==> flow/design.v <==
`timescale 1ns / 1ps
module SHIFT #
(
	parameter SPI_LEN = 4'd8 
) 
 (
  input Clk,
  input SckWr, 
  input SckRd, 
  input Rst,   
  input IsLoad,
  input [SPI_LEN-1:0] DataIn, 
  input SftIn, 
  input SftEn, 
  output SftOut, 
  output reg [SPI_LEN-1:0]DataOut 
  );
  reg [SPI_LEN-1:0] DataInt; 
  assign SftOut=DataInt[7];  
  always @( posedge Clk )
    if( !Rst )begin 
		DataInt <= 0;
		DataOut <= 0;
	 end
	 else if(IsLoad ) DataInt <= DataIn; 
    else if( SftEn ) begin
		if(SckWr) DataInt <= { DataInt [SPI_LEN-2:0], 1'b0 }; 
		if(SckRd) DataOut <= { DataOut [SPI_LEN-2:0], SftIn };
    end
endmodule
`timescale 1ns / 1ps
module spi #
(
parameter SPI_LEN = 4'd8, 
parameter SPI_DIV = 4'd1  
) 
(
Clk,Rst,Sck,Mosi,Miso,RdData,WrData,IsSta,IsDone
);  
input  Clk; 
input  Rst; 
output Sck;  
output Mosi;
input  Miso;
output [SPI_LEN -1:0] RdData;
input  [SPI_LEN -1:0] WrData;
input  IsSta; 
output IsDone;
reg  [1:0] SckState;  
reg  s; 
reg  SckEn;  
reg  IsDone; 
reg  [6:0]SckC;  
reg  [3:0]BitC;  
wire SftOut; 
reg  Sck,SckD1;
wire SckUp,SckNp;
assign SckUp=Sck&&(!SckD1);
assign SckNp=!Sck&&(SckD1);
always @(posedge Clk) if(!Rst) SckD1 <= 1'b0; else SckD1 <= Sck;
always @(posedge Clk)
if(!Rst) BitC <= 4'd0; else
if(SckEn && SckUp) BitC <= BitC + 1'b1; else if(BitC == SPI_LEN) BitC<=4'd0;
assign Mosi=  SftOut ; 
always @(posedge Clk)
if(!Rst)begin
		s<=1'b0; IsDone <= 1'b0; SckEn <= 1'b0;
end
else begin 
		case(s)
		0:  
		begin IsDone <= 1'b0; SckEn <= 1'b0; if( IsSta )s<= 1'b1; end
		1: 
		begin  
		SckEn<=1'b1; if(BitC == SPI_LEN)begin SckEn <= 1'b0; IsDone <= 1'b1; s <= 1'b0;end
		end
		endcase
end
always @(posedge Clk)
if(!Rst)begin SckC <= 7'd0; Sck <= 1'b0; SckState <= 2'd0;end
else begin
		case( SckState )
		0: 
		begin SckC <= 7'd0; Sck <= 1'd0; if( SckEn ) SckState <= 2; end
		1:
		begin 
		Sck <= 1'b1; if( SckC >= SPI_DIV ) begin SckState <= 2; SckC <= 7'd0; end else SckC <= SckC + 1'b1;
		end
		2: 
		begin 
		Sck <= 1'b0;
		if( SckC >= SPI_DIV ) begin  SckC<=7'd0; if( SckEn ) SckState <= 1; else SckState <= 0; end 
		else SckC <= SckC + 1'b1; 
		end
		endcase
end
wire  IsSpiLd;
assign IsSpiLd = IsSta;
			SHIFT#
				(
					.SPI_LEN(SPI_LEN)  
				)
			SHIFT_INST
				( 
					.Clk(Clk), 
					.Rst(Rst),
					.SckWr(SckNp),
					.SckRd(SckUp),
					.IsLoad(IsSpiLd), 
					.DataIn(WrData), 
					.SftIn(Miso), 
					.SftEn(SckEn),  
					.SftOut(SftOut), 
					.DataOut(RdData) 
				 );
endmodule
`timescale 1ns / 1ps
`timescale 1ns / 1ps
module display(clk,rst_n,Sftclk,Lchclk,SDout,Srst_n,Dpy0,Dpy1,Dpy2,Dpy3);
input clk;
input rst_n;
output Sftclk;
output Lchclk;
output SDout;
output Srst_n;
input  [3:0]Dpy0;
input  [3:0]Dpy1;
input  [3:0]Dpy2;
input  [3:0]Dpy3;
parameter 
		zero = 8'b1100_0000,
		one  = 8'b1111_1001,
		two  = 8'b1010_0100,
		three= 8'b1011_0000,
		four = 8'b1001_1001,
		five = 8'b1001_0010,
		six  = 8'b1000_0010,
		seven= 8'b1111_1000,
		eight= 8'b1000_0000,
		nine = 8'b1001_0000;
parameter 
		IDLE =0,
		BYT0 =1,
		BYT0W=2,
		BYT1 =3,
		BYT1W=4;
reg Lchclk;
reg Srst_n;
reg rdy;
reg IsSta;
reg [7:0]WrData;
reg [2:0]s;
reg [2:0]Dpy_n;
reg [3:0]dp;
reg [3:0]data;
reg [7:0]dat;
wire IsDone;
wire [7:0] RdData;
always @(posedge clk or negedge rst_n)begin
	if(!rst_n)begin 
		IsSta <= 1'b0; s<= 1'b0; Lchclk <= 1'b0; Srst_n <= 1'b0;
		rdy <= 1'b0; WrData <= 8'd0;
	end
	else begin
		case(s)
		0 : 
		begin IsSta <= 0; s <= 3'd1; rdy <=0; Srst_n <= 1; end  
		1,2:  
		s <= s + 1'b1;
		3:    
		begin WrData <= dp; IsSta <= 1; Srst_n <=1; s <= 4; Lchclk <= 0;end 
		4:   
		begin IsSta <=0; if( IsDone ) begin s <= 5; Lchclk <= 0; end end   
		5 :   
		begin WrData <= dat ;IsSta <= 1;s <= 6; end     
		6:   
		begin IsSta <=0; if( IsDone ) begin s <= 0; Lchclk <= 1;rdy <= 1;end end
	endcase
	end
end
always @(posedge clk or negedge rst_n) begin
	if(!rst_n)
		Dpy_n <= 3'd0;
	else begin 
			if( rdy ) begin Dpy_n <= Dpy_n + 3'd1; 
			if( Dpy_n == 3'd3 ) Dpy_n <= 3'd0; end	
	end
end
always @( posedge clk or negedge rst_n)begin
		if(!rst_n) begin data <= 4'd0; dp <= 4'd0; end
		else
			case ( Dpy_n ) 
			0:
			begin data <= Dpy0;dp <= 4'b1000;end
			1:
			begin data <= Dpy1;dp <= 4'b0100;end
			2:
			begin data <= Dpy2;dp <= 4'b0010;end
			3:
			begin data <= Dpy3;dp <= 4'b0001;end
			endcase
end
always @(posedge clk or negedge rst_n)begin
		if(!rst_n) dat <= 8'd0;
		else
			case( data ) 
				0: dat <= zero; 
				1: dat <= one;
				2: dat <= two;
				3: dat <= three;
				4: dat <= four;
				5: dat <= five;
				6: dat <= six;
				7: dat <= seven;
				8: dat <= eight;
				9: dat <= nine;
			endcase
end
localparam SPI_LEN =4'd8;
localparam SPI_DIV =4'd1;
spi#(
	.SPI_LEN(SPI_LEN), 
	.SPI_DIV(SPI_DIV)
)
hc595x2(
				.Clk(clk),
				.Rst(rst_n),
				.Sck(Sftclk),
				.Mosi(SDout),
				.Miso(1'b0),
				.RdData(RdData),
				.WrData(WrData),
				.IsSta(IsSta),
				.IsDone(IsDone)
				);
endmodule
module binary2bcd(
      clk,
      rst_n,
      binary,
      state_en,
		refresh,
		BCD
);
parameter   b_length      = 10;
parameter   bcd_len       = 16;
parameter   idle              = 5'b00001;
parameter   shift             = 5'b00010;
parameter   wait_judge   = 5'b00100;
parameter   judge           = 5'b01000;
parameter   add_3          = 5'b10000;
input       clk;
input       rst_n;
input    [b_length-1:0]  binary;
input      state_en;
input refresh;
output reg [bcd_len-1:0]  BCD;
reg  [b_length-1:0]  reg_binary;     
reg  [3:0]    bcd0, bcd1, bcd2, bcd3;
reg  [3:0]    shift_time;                    
reg   [5:0]    c_state, n_state;
reg      add3_en;
reg      change_done;
reg refresh_r;
always@(posedge clk or negedge rst_n)
begin
        if(!rst_n)
              refresh_r <= 1'b0;
       else if(refresh)
             refresh_r <= 1'b1;
end
always@(posedge clk or negedge rst_n)
begin
        if(!rst_n)
              c_state <= idle;
       else
             c_state <= n_state;
end
always@(posedge clk or negedge rst_n)
begin
       if(!rst_n)
                  n_state <= idle;
       else
               case(n_state)
					idle:begin
                               if((binary!=0)&&(state_en == 1'b1)&&(refresh_r == 1'b1))
                                       n_state <= shift;
                              else
                                      n_state <= idle;
                          end
					shift: n_state <= wait_judge;
					wait_judge: begin
										if(change_done==1'b1)
                                    n_state <= idle;
                              else
                                    n_state <= judge;
									end
               judge:begin   
									 if(add3_en)
												n_state <= add_3;
									 else
												n_state <= shift;
                          end
               add_3:begin
                                 n_state <= shift;
                           end
               default: n_state <= idle;  
              endcase
end
always@(posedge clk or negedge rst_n)
begin
         if(!rst_n)
                  begin
                          shift_time  <= 4'b0;
                          change_done <= 1'b0;
                          add3_en  <= 1'b0;
                          reg_binary <= 0;
                          bcd0 <= 4'b0;
                          bcd1 <= 4'b0;
                          bcd2 <= 4'b0;
                          bcd3 <= 4'b0;
                          BCD <= 0;
                 end
         else
           case(n_state)
           idle:begin
                          shift_time <= b_length;
                          reg_binary <= binary;
                          bcd2     <= 4'b0;
                          bcd1     <= 4'b0;
                          bcd0     <= 4'b0;
								  bcd3 <= 4'd0;
                  end
          shift:begin 
                      {bcd3,bcd2,bcd1,bcd0,reg_binary} <= {bcd3,bcd2,bcd1,bcd0,reg_binary}<<1;
                      shift_time <= shift_time-1;
                      if(shift_time==1)     change_done <= 1'b1;
                      else                       change_done <= 1'b0;    
                 end
  wait_judge:begin
                       if((bcd3>=4'd5)||(bcd2>=4'd5)||(bcd1>=4'd5)||(bcd0>=4'd5))
                               add3_en <= 1;
                       else
                               add3_en <= 0;
                      if(change_done==1)   BCD <= {bcd3,bcd2,bcd1,bcd0};
                    end
        judge:  add3_en <= 0;
       add_3: begin
							  if(bcd3 >= 4'd5) bcd3 <= bcd3 + 4'b0011; else bcd3 <= bcd3;
                       if(bcd2>=4'd5) bcd2 <= bcd2 + 4'b0011; else bcd2 <= bcd2;
                       if(bcd1>=4'd5) bcd1 <= bcd1 + 4'b0011; else bcd1 <= bcd1;
                       if(bcd0>=4'd5) bcd0 <= bcd0 + 4'b0011; else bcd0 <= bcd0;
                   end
      default: begin
                           change_done <= 1'b0;
                           add3_en  <= 1'b0;
                  end
           endcase
        end
endmodule
`timescale 1ns / 1ps
module segment_driver(
    input clk,
    input rst_n,
	 input refresh,
	 input[9:0] bin,
	 output Sftclk,
	 output Lchclk,
	 output SDout
    );
wire[15:0] bcd_out;
binary2bcd my_binary2bcd(	.clk(clk),
									.rst_n(rst_n),
									.state_en(1'b1),
									.refresh(refresh),
									.binary(bin),
									.BCD(bcd_out));
display dpy_rssi(	.clk(clk),
						.rst_n(rst_n),
						.Dpy0(bcd_out[3:0]),
						.Dpy1(bcd_out[7:4]),
						.Dpy2(bcd_out[11:8]),
						.Dpy3(bcd_out[15:12]),
						.Sftclk(Sftclk),
						.Lchclk(Lchclk),
						.SDout(SDout));
endmodule
`timescale 1ns / 1ps
module speed_select(clk,rst_n,bps_start,clk_bps,uart_ctrl);
input[2:0] uart_ctrl;
input clk;	 
input rst_n;	
input bps_start;	
output clk_bps;	 
parameter 	bps9600 		= 5208,	 
			 	bps19200 	= 2604,	 
				bps38400 	= 1302,	 
				bps57600 	= 868,	 
				bps115200	= 434;	 
parameter 	bps9600_2 	    = 2604,
				bps19200_2	= 1302,
				bps38400_2	= 651,
				bps57600_2	= 434,
				bps115200_2 = 217;  
reg[12:0] bps_para;	
reg[12:0] bps_para_2;	
reg[12:0] cnt;			
reg clk_bps_r;			
wire[2:0] uart_ctrl_r = uart_ctrl;	 
always @ (posedge clk or negedge rst_n) begin
	if(!rst_n) begin 
			bps_para <= 13'd0;
			bps_para_2 <= 13'd0;	
		end
	else  begin
			case (uart_ctrl_r)	
				3'd0:	begin
						bps_para <= bps9600;
						bps_para_2 <= bps9600_2;
						end
				3'd1:	begin
						bps_para <= bps19200;
						bps_para_2 <= bps19200_2;
						end
				3'd2:	begin
						bps_para <= bps38400;
						bps_para_2 <= bps38400_2;
						end
				3'd3:	begin
						bps_para <= bps57600;
						bps_para_2 <= bps57600_2;
						end
				3'd4:	begin
						bps_para <= bps115200;
						bps_para_2 <= bps115200_2;
						end
				default:begin
				        bps_para <= bps9600;
						bps_para_2 <= bps9600_2;
						end
				endcase
		end
end
always @ (posedge clk or negedge rst_n)
	if(!rst_n) cnt <= 13'd0;
	else if(cnt<bps_para && bps_start) cnt <= cnt+1'b1;	
	else cnt <= 13'd0;
always @ (posedge clk or negedge rst_n)
	if(!rst_n) clk_bps_r <= 1'b0;
	else if(cnt==bps_para_2 && bps_start) clk_bps_r <= 1'b1;	 
	else clk_bps_r <= 1'b0;
assign clk_bps = clk_bps_r;
endmodule
module uart_rx(
				clk,rst_n,
				rs232_rx,rx_data,rx_int,
				clk_bps,bps_start
			);
input clk;		
input rst_n;	
input rs232_rx;	
input clk_bps;	
output reg bps_start;	
output[7:0] rx_data;	
output reg rx_int;	
reg rs232_rx0,rs232_rx1,rs232_rx2,rs232_rx3;	
wire neg_rs232_rx;	
always @ (posedge clk or negedge rst_n) 
	if(!rst_n) begin
		rs232_rx0 <= 1'b0;
		rs232_rx1 <= 1'b0;
		rs232_rx2 <= 1'b0;
		rs232_rx3 <= 1'b0;
	end
	else begin
		rs232_rx0 <= rs232_rx;
		rs232_rx1 <= rs232_rx0;
		rs232_rx2 <= rs232_rx1;
		rs232_rx3 <= rs232_rx2;
	end
assign neg_rs232_rx = rs232_rx3 & rs232_rx2 & ~rs232_rx1 & ~rs232_rx0;
reg[3:0] num;	
always @ (posedge clk or negedge rst_n)
	if(!rst_n) bps_start <= 1'b0;
	else if(!bps_start && neg_rs232_rx) bps_start <= 1'b1;	
	else if((num == 4'd9) && clk_bps) bps_start <= 1'b0;	
reg[7:0] rx_temp_data;	
always @ (posedge clk or negedge rst_n)
	if(!rst_n) begin
		rx_temp_data <= 8'd0;
		num <= 4'd0;
		rx_int <= 1'b0;
	end
	else if(bps_start) begin	
		if(clk_bps) begin		
			if(num < 4'd9) begin
				num <= num+1'b1;
				rx_int <= 1'b0;	
			end
			else begin
				num <= 4'd0;			
				rx_int <= 1'b1;			
			end
			case (num)
				4'd1: rx_temp_data[0] <= rs232_rx;	
				4'd2: rx_temp_data[1] <= rs232_rx;	
				4'd3: rx_temp_data[2] <= rs232_rx;	
				4'd4: rx_temp_data[3] <= rs232_rx;	
				4'd5: rx_temp_data[4] <= rs232_rx;	
				4'd6: rx_temp_data[5] <= rs232_rx;	
				4'd7: rx_temp_data[6] <= rs232_rx;	
				4'd8: rx_temp_data[7] <= rs232_rx;	
				default: ;
			endcase
		end
		else rx_int <= 1'b0;
	end
	else rx_int <= 1'b0;
assign rx_data = rx_temp_data;	
endmodule
`timescale 1ns / 1ps
module uart_tx(clk,rst_n,clk_bps,rx_data,rx_int,rs232_tx,bps_start);
input clk;		 
input rst_n;	
input clk_bps;		 
input[7:0] rx_data;	
input rx_int;		 
output rs232_tx;	 
output bps_start;	
reg rx_int0,rx_int1,rx_int2;	 
wire neg_rx_int;	 
always @ (posedge clk or negedge rst_n) begin
	if(!rst_n) begin
			rx_int0 <= 1'b0;
			rx_int1 <= 1'b0;
			rx_int2 <= 1'b0;
		end
	else begin
			rx_int0 <= rx_int;
			rx_int1 <= rx_int0;
			rx_int2 <= rx_int1;
		end
end
assign neg_rx_int =  ~rx_int1 & rx_int2;	 
reg[7:0] tx_data;	
reg bps_start_r;
reg tx_en;	
reg[3:0] num;
always @ (posedge clk or negedge rst_n) begin
	if(!rst_n) begin
			bps_start_r <= 1'b0;
			tx_en <= 1'b0;
			tx_data <= 8'd0;
		end
	else if(neg_rx_int) begin	
			bps_start_r <= 1'b1;
			tx_data <= rx_data;	
			tx_en <= 1'b1;		
		end
	else if(num==4'd11) begin	
			bps_start_r <= 1'b0;
			tx_en <= 1'b0;
		end
end
assign bps_start = bps_start_r;
reg rs232_tx_r;
always @ (posedge clk or negedge rst_n) begin
	if(!rst_n) begin
			num <= 4'd0;
			rs232_tx_r <= 1'b1;
		end
	else if(tx_en) begin
			if(clk_bps)	begin
					num <= num+1'b1;
					case (num)
						4'd0:	rs232_tx_r <= 1'b0; 	
						4'd1:	rs232_tx_r <= tx_data[0];	 
						4'd2:	rs232_tx_r <= tx_data[1];	 
						4'd3: rs232_tx_r <= tx_data[2];	 
						4'd4: rs232_tx_r <= tx_data[3];	 
						4'd5: rs232_tx_r <= tx_data[4];	 
						4'd6: rs232_tx_r <= tx_data[5];	 
						4'd7:	rs232_tx_r <= tx_data[6];	 
						4'd8: rs232_tx_r <= tx_data[7];	 
						4'd9: rs232_tx_r <= 1'b1;	
					 	default: rs232_tx_r <= 1'b1;
						endcase
				end
			else if(num==4'd11) num <= 4'd0;	
		end
end
assign rs232_tx = rs232_tx_r;
endmodule
`timescale 1ns / 1ps
module my_uart(clk,rst_n,rs232_rx,rs232_tx,tx_in,rx_out,rx_over,tx_write);
input clk;	 
input rst_n;	
input rs232_rx;	 
input[7:0] tx_in; 
input tx_write;   
output rs232_tx;	 
output[7:0] rx_out; 
output rx_over;     
wire bps_start_rx;	
wire clk_bps_rx;		 
speed_select		speed_rx(	.clk(clk),	
										.rst_n(rst_n),
										.bps_start(bps_start_rx),
										.clk_bps(clk_bps_rx),
										.uart_ctrl(3'd4)
										);
uart_rx			uart_rx(		.clk(clk),
									.rst_n(rst_n),
									.rs232_rx(rs232_rx),
									.clk_bps(clk_bps_rx),
									.bps_start(bps_start_rx),
									.rx_data(rx_out),
									.rx_int(rx_over)
									);
wire bps_start_tx;	
wire clk_bps_tx;		 
speed_select		speed_tx(	.clk(clk),	
										.rst_n(rst_n),
										.bps_start(bps_start_tx),
										.clk_bps(clk_bps_tx),
										.uart_ctrl(3'd4)
										);
uart_tx			uart_tx(		.clk(clk),
									.rst_n(rst_n),
									.clk_bps(clk_bps_tx),
									.rx_data(tx_in),
									.rx_int(~tx_write),
									.rs232_tx(rs232_tx),
									.bps_start(bps_start_tx)
									);
endmodule
`timescale 1ns / 1ps
module controller(
    input clk,
    input rst_n,
    input [7:0] rx_out,		 
    input rx_over,			 
	 input [7:0] recv_in,	 
	 input recv_write,	 
    output [7:0] tx_in,	 
    output tx_write,		 
	 output recv_ce,		 
	 output recv_rst,		 
	 output [7:0] scode,	 
	 output scode_rdy,	 
	 output [7:0]level	 
    );
parameter CMD_RESET = 1;
parameter CMD_ON = 2;
parameter CMD_OFF = 3;
parameter CMD_STATUS = 4;
parameter CMD_SILENCE = 5;
parameter CMD_LEVEL = 6;
parameter STATE_IDLE = 0;
parameter STATE_RESET = 1;
parameter STATE_ON = 2;
parameter STATE_OFF = 3;
parameter STATE_STATUS = 4;
parameter STATE_SILENCE = 5;
parameter STATE_RETURN = 6;
parameter STATE_LEVEL = 7;
reg rx_over_r;
wire rx_over_pos;
always @ (posedge clk or negedge rst_n) begin
	if(!rst_n) begin
		rx_over_r <= 1'b0;
		end
	else begin
		rx_over_r <= rx_over;
		end
end
assign rx_over_pos = ~rx_over_r & rx_over;
reg recv_en;	
reg ctr_out;	
reg recv_rst_r;	
reg[3:0] para_cnt;	
reg[7:0] para_buf;
reg[15:0] out_cnt;
reg[3:0] state;
reg[3:0] state_r;
reg[7:0] level_r;
reg[7:0] scode_r;
reg scode_rdy_r;
reg[7:0] tx_in_r;		
reg tx_write_r;
always @ (posedge clk or negedge rst_n) begin
	if(!rst_n) begin
		recv_en <= 1'b0;
		ctr_out <= 1'b0;
		recv_rst_r <= 1'b1;
		level_r <= 8'd100;
		para_cnt <= 4'd0;
		para_buf <= 8'd0;
		out_cnt <= 16'd0;
		state <= STATE_IDLE;
		tx_in_r <= 8'd0;
		tx_write_r <= 1'b0;
		scode_r <= 8'd0;
		scode_rdy_r <= 1'd0;
		end
	else begin
		case(state)
			STATE_IDLE: begin
				if (rx_over_pos) begin
					case(rx_out)
						CMD_RESET: begin  
							state <= STATE_RESET;
							end
						CMD_ON: begin
							state <= STATE_ON;
							end
						CMD_OFF: begin
							state <= STATE_OFF;
							end
						CMD_STATUS: begin
							out_cnt <= 16'd20000;
							state <= STATE_STATUS;
							end
						CMD_SILENCE: state <= STATE_SILENCE;
						CMD_LEVEL: state <= STATE_LEVEL;
						default: state <= STATE_RETURN;
						endcase
					end
				end
			STATE_RESET: begin
					scode_r <= 8'd0;
					scode_rdy_r <= 1'b1;
					recv_rst_r <= 1'b0;
					state <= STATE_RETURN;
				end
			STATE_ON: begin
					scode_r <= 8'd1;
					scode_rdy_r <= 1'b1;
					recv_en <= 1'b1;
					state <= STATE_RETURN;
				end
			STATE_OFF: begin
					scode_r <= 8'd2;
					scode_rdy_r <= 1'd1;
					recv_en <= 1'b0;
					state <= STATE_RETURN;
				end
			STATE_STATUS: begin
					ctr_out <= 1'b1;
					out_cnt <= out_cnt - 16'd1;
					if (out_cnt == 16'd20000) tx_write_r <= 1'b0;
					else if (out_cnt == 16'd19998) begin
							tx_in_r <= {6'd0, recv_en, ctr_out};
							tx_write_r <= 1'b1;
						end
					else if (out_cnt == 16'd10008) begin
							tx_write_r <= 1'b0;
						end
					else if (out_cnt == 16'd9998) begin
							tx_in_r <= level_r;
							tx_write_r <= 1'b1;
						end
					else if (out_cnt == 16'd0)state <= STATE_RETURN;
				end
			STATE_SILENCE: begin
					if (rx_over_pos) begin
						para_buf <= rx_out;
						state <= STATE_RETURN;
					end else
						state <= STATE_SILENCE;
				end
			STATE_LEVEL: begin
					if (rx_over_pos) begin
						scode_r <= rx_out;
						scode_rdy_r <= 1'd1;
						level_r <= rx_out;
						state <= STATE_RETURN;
					end else
						state <= STATE_LEVEL;
				end
			STATE_RETURN: begin
					case(state_r)
						STATE_RESET: begin
								recv_rst_r <= 1'b1;
								state <= STATE_RETURN;
							end
						STATE_ON: begin
								ctr_out <= 1'b1;
								if (recv_en == 1'b1) tx_in_r <= 8'd1;
								else tx_in_r <= 8'd2;
								tx_write_r <= 1'b1;
								state <= STATE_RETURN;
							end
						STATE_OFF: begin
								ctr_out <= 1'b1;
								if (recv_en == 1'b0) tx_in_r <= 8'd1;
								else tx_in_r <= 8'd2;
								tx_write_r <= 1'b1;
								state <= STATE_RETURN;
							end
						STATE_STATUS: begin	 
								if (recv_en == 1'b1) tx_in_r <= 8'd1;
								else tx_in_r <= 8'd2;
								tx_write_r <= 1'b1;
								state <= STATE_RETURN;
							end
						STATE_SILENCE: begin
								if (para_buf == 8'd1) ctr_out <= 1'b1;
								else ctr_out <= 1'b0;
								state <= STATE_RETURN;
							end
						STATE_LEVEL: begin
								tx_in_r <= 8'd1;
								tx_write_r <= 1'b1;
								state <= STATE_RETURN;
							end
						STATE_RETURN: begin
								tx_write_r <= 1'b0;
								scode_rdy_r <= 1'd0;
								state <= STATE_IDLE;
							end
					endcase
				end
			default:	state <= STATE_IDLE;
		endcase
	end
end
always @ (posedge clk or negedge rst_n) begin
	if(!rst_n) begin
		state_r <= STATE_IDLE;
		end
	else begin
		state_r <= state;
		end
end
assign tx_in = ctr_out ? tx_in_r : recv_in;
assign tx_write = ctr_out ? tx_write_r : recv_write;
assign recv_rst = recv_rst_r;
assign recv_ce = recv_en;
assign scode = scode_r;
assign scode_rdy = scode_rdy_r;
assign level = level_r;
endmodule
`timescale 1ns / 1ps
module ad_driver(
    input clk,
    input ce,
    input rst_n,
    input[7:0] din,
    output clk_out,
	 output reg[7:0] dout,
    output ready
    );
reg[3:0] cnt;
always@(posedge clk or negedge rst_n)begin
	if (!rst_n)	cnt <= 4'd0;
	else if (ce)	cnt <= cnt + 4'd1;
end
reg clk_r;
always@(posedge clk or negedge rst_n)begin
	if (!rst_n) begin
		clk_r <= 1'b0;
	end
	else if (ce) begin
		if (cnt == 7)	clk_r <= 1'b1;
		else if (cnt == 15) clk_r <= 1'b0;
	end
end
reg rdy;
always@(posedge clk or negedge rst_n)begin
	if (!rst_n) begin
		dout <= 0;
		rdy <= 1'b0;
	end
	else if (ce) begin
		if (cnt == 8'd10) begin
			dout <= din;
			rdy <= 1'b1;
		end
		else rdy <= 1'b0;
	end
end
assign ready = rdy;
assign clk_out = clk_r;
endmodule
`timescale 1ns / 1ps
module manchester(
    input [15:0] din,
    output [7:0] dout
    );
assign dout[7] = din[15] & (~din[14]);
assign dout[6] = din[13] & (~din[12]);
assign dout[5] = din[11] & (~din[10]);
assign dout[4] = din[9] & (~din[8]);
assign dout[3] = din[7] & (~din[6]);
assign dout[2] = din[5] & (~din[4]);
assign dout[1] = din[3] & (~din[2]);
assign dout[0] = din[1] & (~din[0]);
endmodule
`timescale 1ns / 1ps
module get_data(
	input clk,
    input ce,
   input rst_n,
	input bin,
	input ben,
   output [15:0] uid,
	output [7:0] zid,
	output [7:0] cnt,
	output [7:0] ftype,
   output drdy
   );
parameter HEAD = 4'b1100;
parameter TAIL = 4'b0011;
reg[87:0] bbuf;
always @ (posedge clk or negedge rst_n)
	if(!rst_n) bbuf <= 0;
	else if (ce) begin
	 if (ben) bbuf <= {bbuf[86:0], bin};
	end
wire[15:0] uid_m;
manchester huid_manchester(	.din(bbuf[83:68]),
										.dout(uid_m[15:8]));
manchester luid_manchester(	.din(bbuf[67:52]),
										.dout(uid_m[7:0]));
wire[7:0] zid_m;
manchester zid_manchester(	.din(bbuf[51:36]),
									.dout(zid_m));
wire[7:0] cnt_m;
manchester cnt_manchester(	.din(bbuf[19:4]),
									.dout(cnt_m));
wire[7:0] type_m;
manchester type_manchester(	.din(bbuf[35:20]),
										.dout(type_m));
reg[15:0] uid_r;
reg[7:0] zid_r;
reg[7:0] cnt_r;
reg[7:0] type_r;
reg drdy_r;
always @ (posedge clk or negedge rst_n) begin
	if(!rst_n) begin
		uid_r <= 0;
		zid_r <= 0;
		cnt_r <= 0;
		type_r <= 0;
		drdy_r <= 0;
	end
	else if (ce) begin
	 if (ben) begin
		if ((bbuf[87:84] == HEAD) && (bbuf[3:0] == TAIL)) begin
			uid_r <= uid_m;
			zid_r <= zid_m;
			cnt_r <= cnt_m;
			type_r <= type_m;
			drdy_r <= 1'b1;
		end
	end 
	else drdy_r <= 1'b0;
	end
end
assign uid = uid_r;
assign zid = zid_r;
assign cnt = cnt_r;
assign ftype = type_r;
assign drdy = drdy_r;
endmodule
`timescale 1ns / 1ps
module get_rssi(
	input clk,
    input ce,
   input rst_n,
   input [7:0] din,
   input den,
	input bin,
	input ben,
   output [7:0] dout,
   output drdy
   );
parameter IDLE = 0;
parameter CAL = 1;
parameter OUT = 2;
reg[255:0] d_buf;
always @ (posedge clk or negedge rst_n)
	if(!rst_n) d_buf <= 0;
	else if (ce) begin
	 if(den) d_buf <= {d_buf[247:0], din[7:0]};
	end
wire[7:0] d_delay;
assign d_delay = d_buf[255:248];
reg[1:0] state;
reg[15:0] sum;
reg aver_rdy;
always @ (posedge clk or negedge rst_n) begin
	if(!rst_n) begin
		state <= IDLE;
		sum <= 0;
		aver_rdy <= 1'b0;
	end
	else if (ce) begin
	 begin
		case(state)
			IDLE: begin
				aver_rdy <= 1'b0;
				if (den) begin
					sum <= sum - d_delay;
					state <= CAL;
					end
				else state <= IDLE;
				end
			CAL: begin
				sum <= sum + din;
				aver_rdy <= 1'b1;
				state <= IDLE;
				end
			OUT: begin
				state <= IDLE;
				end
			default: state <= IDLE;
		endcase
	end
	end
end
reg[7:0] aver;
always @ (posedge clk or negedge rst_n)
	if(!rst_n) aver <= 0;
	else if (ce) begin
	 if(aver_rdy) aver <= sum[13:6];
	end
reg[7:0] llv;
always @ (posedge clk or negedge rst_n)
	if(!rst_n) llv <= 0;
	else if (ce) begin
	 if(ben == 1 && bin == 0) llv <= aver;
	end
reg[7:0] hlv;
always @ (posedge clk or negedge rst_n)
	if(!rst_n) hlv <= 0;
	else if (ce) begin
	 if(ben == 1 && bin == 1) hlv <= aver;
	end
reg ben_r;
always @ (posedge clk or negedge rst_n)
	if(!rst_n) ben_r <= 1'b0;
	else if (ce) begin
	 ben_r <= ben;
	end
reg[7:0] rssi;
reg rssi_rdy;
always @ (posedge clk or negedge rst_n)
	if(!rst_n) begin
		rssi <= 0;
		rssi_rdy <= 1'b0;
	end
	else if (ce) begin
	 if(ben_r && bin == 1) begin
		rssi <= hlv - llv;
		rssi_rdy <= 1'b1;
	end
	else rssi_rdy <= 1'b0;
	end
reg[511:0] rssi_buf;
always @ (posedge clk or negedge rst_n)
	if(!rst_n) rssi_buf <= 0;
	else if (ce) begin
	 if(rssi_rdy) rssi_buf <= {rssi_buf[503:0], rssi[7:0]};
	end
wire[7:0] rssi_delay;
assign rssi_delay = rssi_buf[511:504];
reg[1:0] rstate;
reg[15:0] rsum;
reg rssi_aver_rdy;
always @ (posedge clk or negedge rst_n) begin
	if(!rst_n) begin
		rstate <= IDLE;
		rsum <= 0;
		rssi_aver_rdy <= 1'b0;
	end
	else if (ce) begin
	 begin
		case(rstate)
			IDLE: begin
				rssi_aver_rdy <= 1'b0;
				if (rssi_rdy) begin
					rsum <= rsum - rssi_delay;
					rstate <= CAL;
					end
				else rstate <= IDLE;
				end
			CAL: begin
				rsum <= rsum + rssi;
				rssi_aver_rdy <= 1'b1;
				rstate <= IDLE;
				end
			OUT: begin
				rssi_aver_rdy <= 1'b1;
				rstate <= IDLE;
				end
			default: rstate <= IDLE;
		endcase
	end
	end
end
wire[7:0] rssi_aver;
assign rssi_aver = rsum[14:7];
assign dout = rssi_aver;
assign drdy = rssi_aver_rdy;
endmodule
`timescale 1ns / 1ps
module frame_out(
    input clk,
    input ce,
	 input rst_n,
    input [15:0] uid,
    input [7:0] zid,
    input [7:0] cnt,
    input [7:0] ftype,
    input [7:0] rssi,
	 input den,
    output [7:0] dout,
    output drdy
    );
parameter HEAD = 8'hCA;
parameter TAIL = 8'hFE;
parameter O_DURTION = 6000;
reg trans_start;
wire trans_start_pos;
reg[20:0] ocnt;
reg[3:0] fcnt;
always @ (posedge clk or negedge rst_n)
	if(!rst_n) trans_start <= 0;
	else if (ce) begin
	 if (den) trans_start <= 1;
	else if (fcnt > 7) trans_start <= 0;
	end
reg[63:0] frame_buf;
always @ (posedge clk or negedge rst_n)
	if(!rst_n) frame_buf <= 0;
	else if (ce) begin
	 if (trans_start_pos) frame_buf[63:0] <= {HEAD[7:0], uid[15:0], zid[7:0], cnt[7:0], ftype[7:0], rssi[7:0], 8'hFE};
	else if (ocnt == O_DURTION && trans_start == 1) frame_buf[63:0] <= {frame_buf[55:0], 8'd0};
	end
reg trans_start_r;
always @ (posedge clk or negedge rst_n)
	if(!rst_n) trans_start_r <= 0;
	else if (ce) begin
	 trans_start_r <= trans_start;
	end
assign trans_start_pos = trans_start & (~trans_start_r);
always @ (posedge clk or negedge rst_n)
	if(!rst_n) ocnt <= 0;
	else if (ce) begin
	 if (trans_start_pos) ocnt <= 0;
	else if (trans_start == 1)begin
		if (ocnt < O_DURTION) ocnt <= ocnt + 1;
		else ocnt <= 0;
		end
	else ocnt <= 0;
	end
always @ (posedge clk or negedge rst_n)
	if(!rst_n) fcnt <= 0;
	else if (ce) begin
	 if (trans_start_pos) fcnt <= 0;
	else if (trans_start == 1)begin
		if (ocnt == O_DURTION) fcnt <= fcnt + 1;
		end
	else fcnt <= 0;
	end
reg[7:0] dout_r;
reg drdy_r;
always @ (posedge clk or negedge rst_n) begin
	if(!rst_n) begin
		dout_r <= 0;
		drdy_r <= 1'b0;
	end
	else if (ce) begin
	 if (trans_start == 1 && ocnt == 50) begin
		dout_r <= frame_buf[63:56];
		drdy_r <= 1'b1;
	end
	else drdy_r <= 1'b0;
	end
end
assign dout = dout_r;
assign drdy = drdy_r;
endmodule
`timescale 1ns / 1ps
module Num_creat(rst,ahead,behind,Num);
input rst,ahead,behind;
output [3:0] Num; 
reg [3:0] Num;
parameter N=4'b1000;
always @(ahead or behind)
		begin
			case({ahead,behind})
				2'b10:		Num = N+4'b0001;
				2'b01: 		Num = N-4'b0001;
				default: 	Num = N;
			endcase
		end
endmodule
`timescale 1ns / 1ps
module Loop_Filter(rst,ahead_in,behind_in,ahead_out,behind_out);
input rst,ahead_in,behind_in;
output ahead_out,behind_out;
assign ahead_out = ahead_in;
assign behind_out = behind_in;
endmodule
`timescale 1ns / 1ps
module phase_detector(rst,clk,clk_pe,clk_ne,clk_low1,ppmdata,Num_in,enable,ahead,behind); 
input rst,clk,clk_pe,clk_ne,clk_low1,enable,ppmdata;
input [3:0] Num_in;
output ahead,behind;
parameter N = 4'b1000;
reg[3:0] adder,count_num,adder_mid,adder_mid_ahead;
reg add_permit,ahead_mid,behind_mid;
reg firstbit;
always @(posedge clk or negedge rst)
begin
	if(!rst)
		begin
			add_permit <= 1'b0;
			count_num <= 4'b0000;
			adder <= 4'b0000;
			adder_mid <= N/2;
			adder_mid_ahead <=N/2;
			firstbit <= 1'b0;
		end
	else if (clk_pe)
		begin
			if(enable && Num_in == N)
				begin	
					adder_mid_ahead <= adder_mid;
					add_permit <= 1'b1;
					count_num <= count_num + 4'b0001;
					firstbit <= ppmdata;
					adder <= adder + {1'b0,1'b0,1'b0,ppmdata};
				end
			if(!enable && Num_in == N && add_permit)
				begin
					if(count_num == N-4'b0001)
						begin
							count_num <= 4'b0000;
							adder_mid <= adder + {1'b0,1'b0,1'b0,ppmdata};
							adder <= 4'b0000;
						end
					else
						begin
							count_num <=count_num +4'b0001;
							adder <= adder + {1'b0,1'b0,1'b0,ppmdata};
						end
				end
			else if(Num_in != N)
				begin
					firstbit <= ppmdata;
					add_permit <= 1'b0;
					count_num <= 4'b0000;
					adder <= 4'b0000;
					adder_mid <= N/2;
					firstbit <= 1'b0;
				end
		end
end
always @(posedge clk or negedge rst)
begin
	if(!rst)
		begin
			ahead_mid <= 1'b0;
			behind_mid <= 1'b0;
		end
	else if (clk_ne)
		begin
			if(enable && Num_in == N)
				begin
					if((adder_mid < N/2 && !firstbit && adder_mid >0)||(adder_mid > N/2 && adder_mid < N && firstbit))
						begin
							ahead_mid <= 1'b1 ;
							behind_mid <= 1'b0;
						end
					else if((adder_mid < N/2 && adder_mid >0 && firstbit)||(adder_mid > N/2 && adder_mid <N && !firstbit))	
						begin
							ahead_mid <= 1'b0;
							behind_mid <= 1'b1 ;
						end
					else if(adder_mid == N )
						begin
							if(adder_mid_ahead == 0)
								begin
									ahead_mid <= 1'b1 ;
									behind_mid <= 1'b0 ;
								end
							else
								begin
									ahead_mid <= ahead_mid ;
									behind_mid <= behind_mid ;
								end
						end
					else if(adder_mid ==0)
						begin
							if(adder_mid_ahead == N)
								begin
									ahead_mid <= 1'b1 ;
									behind_mid <= 1'b0 ;
								end
							else
								begin
									ahead_mid <= ahead_mid ;
									behind_mid <= behind_mid ;
								end
						end	
					else
						begin	
							ahead_mid <= 1'b0 ;
							behind_mid <= 1'b0 ;
						end
				end
			else
				begin
					ahead_mid <= 1'b0 ;
					behind_mid <= 1'b0 ;					
				end
		end
end
assign ahead = ahead_mid & enable;
assign behind = behind_mid &enable;
endmodule		
`timescale 1ns / 1ps
module clock_devide(rst,Num,clk,clk_pe,enable,clk_low);
input rst,clk,clk_pe;
input[3:0] Num;
output enable,clk_low;
reg enable,clk_low1;
reg[3:0] counter;
reg[3:0] Num_here;
wire clk_low;
parameter N=4'b1000;
assign clk_low=~clk_low1;
always @(posedge clk or negedge rst)
begin
	if(!rst)
		begin
			enable <= 1'b0;
			counter <= 4'b0000;
			clk_low1 <= 1'b0;
			Num_here <= N;
		end
	else if (clk_pe)
		begin
			counter <= counter + 4'b0001;
			case(counter)
				4'b0000:
					begin
						clk_low1 <= ~clk_low1;
						Num_here <= Num;
						enable <= 1'b0;
					end
				N/2:
					begin
						clk_low1 <= ~clk_low1;
					end
				Num_here-4'b0001:
					begin
						enable <= 1'b1;
						counter <= 4'b0000;
					end
				default:	;
			endcase
		end
end
endmodule
`timescale 1ns / 1ps
module bit_synchronize(rst,clk,clk_pe,clk_ne,ppmdata,clk_low); 
input clk,clk_pe,clk_ne,ppmdata,rst;
output clk_low;
wire[3:0] Num;
wire clk_low1 = 1'b0;
wire enable,ahead,behind,ahead_final,behind_final; 
phase_detector 	U1(rst,clk,clk_pe,clk_ne,clk_low1,ppmdata,Num,enable,ahead,behind); 
Loop_Filter  	U2(rst,ahead,behind,ahead_final,behind_final);
Num_creat		U3(rst,ahead_final,behind_final,Num);
clock_devide	U4(rst,Num,clk,clk_pe,enable,clk_low);
endmodule
`timescale 1ns / 1ps
module get_bit(
    input clk,
    input ce,
    input rst_n,
    input din,
    output reg dout,
    output reg drdy
    );
parameter BPS = 125_000;
parameter BPS_CNT = 50000000/2/BPS/8;
reg[199:0] din_r;
always @ (posedge clk or negedge rst_n)
	if(!rst_n) din_r <= 0;
	else if (ce) begin
	 din_r <= {din_r[198:0], din};
	end
reg clk_8th;		
reg[21:0] cnt;
always @ (posedge clk or negedge rst_n) begin
	if(!rst_n) begin
			clk_8th <= 1'b0;
			cnt <= 22'd0;
		end
	else if (ce) begin
	 begin
		if(cnt == BPS_CNT)	begin
			clk_8th <= ~clk_8th;
			cnt <= 22'd0;
		end
		else begin
			cnt <= cnt + 22'd1;
		end
	end
	end
end
wire syn_out;
wire clk_tick = ce && (cnt == BPS_CNT);
wire clk_pe = clk_tick && !clk_8th;
wire clk_ne = clk_tick && clk_8th;
bit_synchronize bit_syn(.clk(clk),
								.clk_pe(clk_pe),
								.clk_ne(clk_ne),
								.rst(rst_n),
								.ppmdata(din),
								.clk_low(syn_out));
reg syn_out_buf;
always @ (posedge clk or negedge rst_n) begin
	if(!rst_n) begin
		syn_out_buf <=  1'b0;
	end
	else if (ce) begin
	 begin
		syn_out_buf <=  syn_out;
	end
	end
end
wire syn_neg;
assign syn_neg = ~syn_out & syn_out_buf;
always @ (posedge clk or negedge rst_n) begin
	if(!rst_n) begin
		dout <= 1'b0;
		drdy <= 1'b0;
	end
	else if (ce) begin
	 begin
		if(syn_neg) begin
			dout <= din;
			drdy <= 1'b1;
		end
		else begin
			drdy <= 1'b0;
		end
	end
	end
end
endmodule
`timescale 1ns / 1ps
module receiver(
    input clk,
    input ce,
    input rst_n,
	 input [7:0] level,
    input [7:0] din,
    input den,
    output [7:0] dout,
    output drdy,
	 output test1,
	 output test2
    );
parameter IDLE = 0;
parameter CAL = 1;
parameter OUT = 2;
wire bdata;
assign bdata = (din > level) ? 1'b1 : 1'b0;
wire bout;
wire brdy;
get_bit get_bit(	.clk(clk),
				.ce(ce),
				.rst_n(rst_n),
				.din(bdata),
				.dout(bout),
				.drdy(brdy));
wire [7:0] rssi;
wire rssi_rdy;
get_rssi get_rssi(	.clk(clk),
				.ce(ce),
							.rst_n(rst_n),
							.din(din),
							.den(den),
							.bin(bout),
							.ben(brdy),
							.dout(rssi),
							.drdy(rssi_rdy));
wire[15:0] uid;
wire[7:0] zid;
wire[7:0] cnt;
wire[7:0] ftype;
wire data_rdy;
get_data get_data(	.clk(clk),
				.ce(ce),
							.rst_n(rst_n),
							.bin(bout),
							.ben(brdy),
							.uid(uid),
							.zid(zid),
							.cnt(cnt),
							.ftype(ftype),
							.drdy(data_rdy));
reg[20:0] data_rdy_r;
always @ (posedge clk or negedge rst_n)
	if (!rst_n) data_rdy_r <= 0;
	else if (ce) begin
	 data_rdy_r <= {data_rdy_r[19:0], data_rdy};
	end
frame_out frame_out(	.clk(clk),
				.ce(ce),
							.rst_n(rst_n),
							.uid(uid),
							.zid(zid),
							.cnt(cnt),
							.ftype(ftype),
							.rssi(rssi),
							.den(data_rdy_r[8]),
							.dout(dout),
							.drdy(drdy));				
assign test1 = bdata;
assign test2 = brdy;
endmodule
`timescale 1ns / 1ps
module apollo_top(
	input clk,
   input rst_n,
	input rs232_rx,	 
	output rs232_tx,	 
	input[7:0] in_ad_data,
	output out_ad_clk,
	output Sftclk,
	output Lchclk,
	output SDout,
	output test1,
	output test2
    );
wire[7:0] tx_in;
wire tx_write;
wire[7:0] rx_out;
wire rx_over;
my_uart	uart(	.clk(clk),
					.rst_n(rst_n),
					.rs232_rx(rs232_rx),
					.rs232_tx(rs232_tx),
					.tx_in(tx_in),
					.tx_write(tx_write),
					.rx_out(rx_out),
					.rx_over(rx_over)
					);
wire[7:0] recv_in;
wire recv_write;
wire recv_en;
wire recv_rst;
wire [7:0] scode;
wire scode_rdy;
wire [7:0] level;
controller controller(	.clk(clk),
								.rst_n(rst_n),
								.rx_out(rx_out),
								.rx_over(rx_over),
								.recv_in(recv_in),
								.recv_write(recv_write),
								.tx_in(tx_in),
								.tx_write(tx_write),
								.recv_ce(recv_en),
								.recv_rst(recv_rst),
								.scode(scode),
								.scode_rdy(scode_rdy),
								.level(level)
								);
segment_driver segment(	.clk(clk),
								.rst_n(rst_n),
								.bin({2'b00, scode}),
								.refresh(scode_rdy),
								.Sftclk(Sftclk),
								.Lchclk(Lchclk),
								.SDout(SDout));
wire[7:0] ad_data_in;
wire ad_data_rdy;
wire recv_rst_n = rst_n & recv_rst;
ad_driver ad_driver(	.clk(clk),
							.ce(recv_en),
							.rst_n(recv_rst_n),
							.din(in_ad_data),
							.clk_out(out_ad_clk),
							.dout(ad_data_in),
							.ready(ad_data_rdy));
receiver receiver(	.clk(clk),
							.ce(recv_en),
							.rst_n(recv_rst_n),
							.level(level),
							.din(ad_data_in),
							.den(ad_data_rdy),
							.dout(recv_in),
							.drdy(recv_write),
							.test1(test1),
							.test2(test2));
endmodule
# From RTL to reports: apollo_top
# Each step is given for the RTL above and for the edited RTL.
# "orig" refers to lines of the RTL above, "edited" to lines of the edited file.
# "diff": "edited" minus "orig" as printed here.
# Operators: Yosys type, input widths -> output width; for muxes data width and select width s.
# A cell with n/a has no value.
# design
top	apollo_top
clock	clk
cell_library	sky130hd
pvt_corner	tt_025C_1v80

# The edit
# Unified diff, file above to edited file.
# The edited RTL no longer does the same as the RTL above: the edit was made by script, with no optimisation intended.
# begin of diff
@@ -1474,5 +1474,5 @@
 parameter OUT = 2;
 wire bdata;
-assign bdata = (din > level) ? 1'b1 : 1'b0;
+assign bdata = (din <= level) ? 1'b1 : 1'b0;
 wire bout;
 wire brdy;
# end of diff

# Elaborated design
# Yosys after proc, flatten, opt, wreduce and memory -nomap, before mapping. Memory bits, and registers merged into a memory's read port (data or address), are not among the register bits. Print and check cells are not counted.
# word_totals
item	orig	edited	diff
ff_bits	1387	1387	0
inputBits	11	11	0
output_inout_bits	7	7	0
# op_classes
item	orig	edited	diff
addsub	27	27	0
n_cmp	15	15	0
eq_ne	125	125	0
n_mux	171	171	0
bitwise	101	101	0
reduce_logical	155	155	0
# op_table
op	orig	edited	diff
$gt 8x8->1	1	0	-1
$le 8x8->1	0	1	1
$mux 1	63	63	0
$not 1->1	51	51	0
$and 1x1->1	50	50	0
$reduce_and 2->1	36	36	0
$mux 4	32	32	0
$logic_and 1x1->1	29	29	0
$eq 4x3->1 const B	23	23	0
$reduce_bool 2->1	22	22	0
$reduce_and 3->1	19	19	0
$pmux 1 s2	16	16	0
$eq 4x4->1 const B	13	13	0
$ne 2x2->1 const B	13	13	0
$eq 4x2->1 const B	11	11	0
$ne 2x1->1 const B	11	11	0
$mux 8	9	9	0
$add 4x1->4 const B	7	7	0
$mux 2	7	7	0
$reduce_or 2->1	7	7	0
$eq 4x1->1 const B	6	6	0
$logic_not 1->1	6	6	0
$logic_not 4->1	6	6	0
$logic_or 1x1->1	5	5	0
$reduce_bool 3->1	5	5	0
$add 4x2->4 const B	4	4	0
$eq 2x1->1 const B	4	4	0
$eq 3x2->1 const B	4	4	0
# The list need not be complete.

# Longest topological paths
# Yosys ltp: most cells in a row. Word level: on the elaborated netlist, between registers, memories and ports. Mapped: between sequential cells and ports; inverters and the memories' decode and read muxes count.
# depth
item	orig	edited	diff
word_depth	8	8	0
ABC_AREA	0	0	n/a
depth_mapped	13	13	0
ltp_nobuf	13	13	0

# After synthesis
# Yosys stat after the flow's synthesis: flattened, memories mapped to cells. It holds for the ABC_AREA given above (unset counts as 0); a run with the other value may have another netlist.
# synth_totals
item	orig	edited	diff
cell_count	4423	4439	16
area_um2	57009.7	56897.1	-112.6
seqArea_um2	34312.9	34312.9	0.0
ffs	1376	1376	0
# types
cell	orig	edited	diff
sky130_fd_sc_hd__nor2_1	179	198	19
sky130_fd_sc_hd__o21ai_0	240	253	13
sky130_fd_sc_hd__nand2b_1	77	66	-11
sky130_fd_sc_hd__buf_2	11	0	-11
sky130_fd_sc_hd__clkbuf_1	168	177	9
sky130_fd_sc_hd__a221o_1	1	10	9
sky130_fd_sc_hd__or3_1	11	19	8
sky130_fd_sc_hd__mux2_2	947	940	-7
sky130_fd_sc_hd__xnor2_1	61	54	-7
sky130_fd_sc_hd__a21o_1	26	33	7
sky130_fd_sc_hd__nand2_1	425	431	6
sky130_fd_sc_hd__a21oi_1	95	89	-6
sky130_fd_sc_hd__o21a_1	9	3	-6
sky130_fd_sc_hd__a211oi_1	7	13	6
sky130_fd_sc_hd__and3_1	22	27	5
sky130_fd_sc_hd__o31ai_1	13	18	5
sky130_fd_sc_hd__nor4b_1	9	4	-5
sky130_fd_sc_hd__inv_1	102	106	4
# The list need not be complete.
# The figures by module come from a second, unflattened synthesis with its own total; it is not the netlist above.
# hier_totals
item	orig	edited	diff
cells_unflattened	5726	5726	0
hier_area_um2	61134.9	61172.4	37.5
# Each row is one instance without its submodules.
# modules_orig
mod	n_inst	n_cells	mod_area_um2	seq_area_um2
get_rssi	1	3220	33195.6	20947.6
get_data	1	277	4805.9	3228.1
frame_out	1	478	4718.3	2327.2
controller	1	318	3234.4	1506.4
speed_select	2	152	1521.5	650.6
binary2bcd	1	264	2686.3	1352.5
display	1	172	1711.6	850.8
get_bit	1	119	1290.0	650.6
phase_detector	1	98	1088.5	503.0
spi #(SPI_LEN=8, SPI_DIV=1)	1	91	827.0	380.4
uart_tx	1	62	793.3	426.7
uart_rx	1	63	783.3	450.4
SHIFT #(SPI_LEN=8)	1	71	643.1	320.3
ad_driver	1	39	581.8	350.3
# orig: Further modules, not shown: 9.
# modules_edited
mod	n_inst	n_cells	mod_area_um2	seq_area_um2
get_rssi	1	3220	33195.6	20947.6
get_data	1	277	4805.9	3228.1
frame_out	1	478	4718.3	2327.2
controller	1	318	3234.4	1506.4
speed_select	2	152	1521.5	650.6
binary2bcd	1	264	2686.3	1352.5
display	1	172	1711.6	850.8
get_bit	1	119	1290.0	650.6
phase_detector	1	98	1088.5	503.0
spi #(SPI_LEN=8, SPI_DIV=1)	1	91	827.0	380.4
uart_tx	1	62	793.3	426.7
uart_rx	1	63	783.3	450.4
SHIFT #(SPI_LEN=8)	1	71	643.1	320.3
receiver	1	46	585.6	225.2
# edited: Further modules, not shown: 9.

# Timing after synthesis
# Source: OpenSTA report_checks on the synthesized netlist (no wires, ideal clock, input and output delay 20% of the period each), path of least setup slack; recovery checks are left aside. Register names are those of the netlist, which keeps one name where synthesis merged equal registers.
# synth_path
item	orig	edited	diff
path_kind	register to output	register to output	n/a
from	register controller.level_r[5]	register controller.level_r[5]	n/a
to	output test1	output test1	n/a
tclk_ps	20000	20000	0
out_delay_ps	4000	4000	0
launch_ps	0	0	0
arrival_ps	1417	1452	35
t_required_ps	16000	16000	0
setup_slack_ps	14583	14548	-35
path_delay_ps	1417	1452	35
stages	7	8	1
path_buffers	0	0	0
synth_period_reached_ps	5417	5452	35
# "path_delay_ps" = arrival - input delay + setup time.
# A path that ends at an output port has no setup time.
# "stages": output pins that drive a net of the path, with the launching flip-flop's if there is one; two outputs of one cell count as two.
# "synth_period_reached_ps" = period - worst setup slack (recovery checks aside). The figure is calculated, with input and output delays left at 20% of the set period.
# Between the ends stands the longest chain of elaborated cells between them, by number of cells; it is not shown to be the way that was timed. Of several equally long chains one is given.
# A line is the first line of the expression or statement that the cell stems from. Yosys adds cells for indexed reads and writes and turns some case tables into memories.
# synth_between_orig
path_cell_list	sky130_fd_sc_hd__dfstp_2 sky130_fd_sc_hd__inv_1 sky130_fd_sc_hd__ha_1 sky130_fd_sc_hd__a21o_1 sky130_fd_sc_hd__a21o_1 sky130_fd_sc_hd__a21oi_1 sky130_fd_sc_hd__a21oi_1
elab_chain_len	2
# synth_rtl_orig
item	line_no	rtl
start, declared	686	reg[7:0] level_r;
start, assigned	696	level_r <= 8'd100;
start, assigned	776	level_r <= rx_out;
$gt 8x8->1	1476	assign bdata = (din > level) ? 1'b1 : 1'b0;
$mux 1	1476
end, declared	1542	output test1,
# synth_between_edited
path_cell_list	sky130_fd_sc_hd__dfstp_2 sky130_fd_sc_hd__inv_1 sky130_fd_sc_hd__ha_1 sky130_fd_sc_hd__a21o_1 sky130_fd_sc_hd__a21o_1 sky130_fd_sc_hd__a21oi_1 sky130_fd_sc_hd__a32oi_1 sky130_fd_sc_hd__inv_1
elab_chain_len	2
# synth_rtl_edited
item	line_no	rtl
start, declared	686	reg[7:0] level_r;
start, assigned	696	level_r <= 8'd100;
start, assigned	776	level_r <= rx_out;
$le 8x8->1	1476	assign bdata = (din <= level) ? 1'b1 : 1'b0;
$mux 1	1476
end, declared	1542	output test1,

# Path in the finished layout
# From the final timing report of the runs of pair A: the path of least setup slack in the routed layout; clock arrival at registers is part of the times.
# The path's times are printed in steps of 10 ps; the period is the one set.
# layout_path
item	orig	edited	diff
path_kind	register to output	register to output	n/a
from	register controller.level_r[5]	register controller.level_r[2]	n/a
to	output test1	output test1	n/a
tclk_ps	7880	7880	0
out_delay_ps	1580	1580	0
launch_ps	770	780	10
arrival_ps	2860	3110	250
t_required_ps	6300	6300	0
setup_slack_ps	3450	3190	-260
stages	9	9	0
path_buffers	2	1	-1
# Between the ends stands the longest chain of elaborated cells between them, by number of cells; it is not shown to be the way that was timed. Of several equally long chains one is given.
# layout_between_orig
path_cell_list	sky130_fd_sc_hd__dfstp_2 sky130_fd_sc_hd__inv_1 sky130_fd_sc_hd__ha_1 sky130_fd_sc_hd__a21o_1 sky130_fd_sc_hd__a21o_1 sky130_fd_sc_hd__a21oi_1 sky130_fd_sc_hd__a21oi_1 sky130_fd_sc_hd__buf_4 sky130_fd_sc_hd__clkdlybuf4s50_1
elab_chain_len	2
# layout_rtl_orig
item	line_no	rtl
start, declared	686	reg[7:0] level_r;
start, assigned	696	level_r <= 8'd100;
start, assigned	776	level_r <= rx_out;
$gt 8x8->1	1476	assign bdata = (din > level) ? 1'b1 : 1'b0;
$mux 1	1476
end, declared	1542	output test1,
# layout_between_edited
path_cell_list	sky130_fd_sc_hd__dfstp_2 sky130_fd_sc_hd__inv_1 sky130_fd_sc_hd__ha_1 sky130_fd_sc_hd__a21oi_1 sky130_fd_sc_hd__o22ai_1 sky130_fd_sc_hd__o21ai_0 sky130_fd_sc_hd__a32oi_1 sky130_fd_sc_hd__inv_1 sky130_fd_sc_hd__clkdlybuf4s50_1
elab_chain_len	2
# layout_rtl_edited
item	line_no	rtl
start, declared	686	reg[7:0] level_r;
start, assigned	696	level_r <= 8'd100;
start, assigned	776	level_r <= rx_out;
$le 8x8->1	1476	assign bdata = (din <= level) ? 1'b1 : 1'b0;
$mux 1	1476
end, declared	1542	output test1,

# Flow runs
# Both versions went through the flow (Yosys, OpenROAD) with the same settings in each pair. Constraints: input delay and output delay 20% of the set period each, output load 0.01 pF.
# flow_settings_pair_A
CORE_UTILIZATION	40
PLACE_DENSITY	0.6
period_ns	7.88
CAP_MARGIN	20
CORE_MARGIN	2
SLEW_MARGIN	20
# measured_pair_A
item	orig	edited	diff
post_synth_area_um2	57009.7	56897.1	-112.6
design_die_area_um2	145561.0	145275.0	-286.0
finish.stdcell_area_um2	64167.8	64100.2	-67.6
finalUtil_pct	45.3	45.3	0.0
fin_ws_ps	3446	3192	-254
final_setup_tns_ps	0	0	0
totalPower_mw	14.097	14.060	-0.037
achieved_period_ps	4434	4688	254
# flow_settings_pair_B
CAP_MARGIN	0
CELL_PAD_IN_SITES_DETAIL_PLACEMENT	0
CELL_PAD_IN_SITES_GLOBAL_PLACEMENT	2
CORE_UTILIZATION	25
GPL_ROUTABILITY_DRIVEN	1
PLACE_DENSITY	0.83
SLEW_MARGIN	0
TNS_END_PERCENT	40
period_ns	10.5
CORE_MARGIN	2
# measured_pair_B
item	orig	edited	diff
post_synth_area_um2	57009.7	56897.1	-112.6
design_die_area_um2	231876.0	231419.0	-457.0
finish.stdcell_area_um2	65286.4	65348.9	62.5
finalUtil_pct	28.8	28.8	0.0
fin_ws_ps	5053	5055	2
final_setup_tns_ps	0	0	0
totalPower_mw	10.421	10.558	0.137
achieved_period_ps	5447	5445	-2
# "achieved_period_ps" is the run's clock period less its worst setup slack. It is reckoned from that one timing run; input and output delays stay at 20% of the period that was set.
# "totalPower_mw": no workload was simulated; the value follows from the tool's default switching activity.
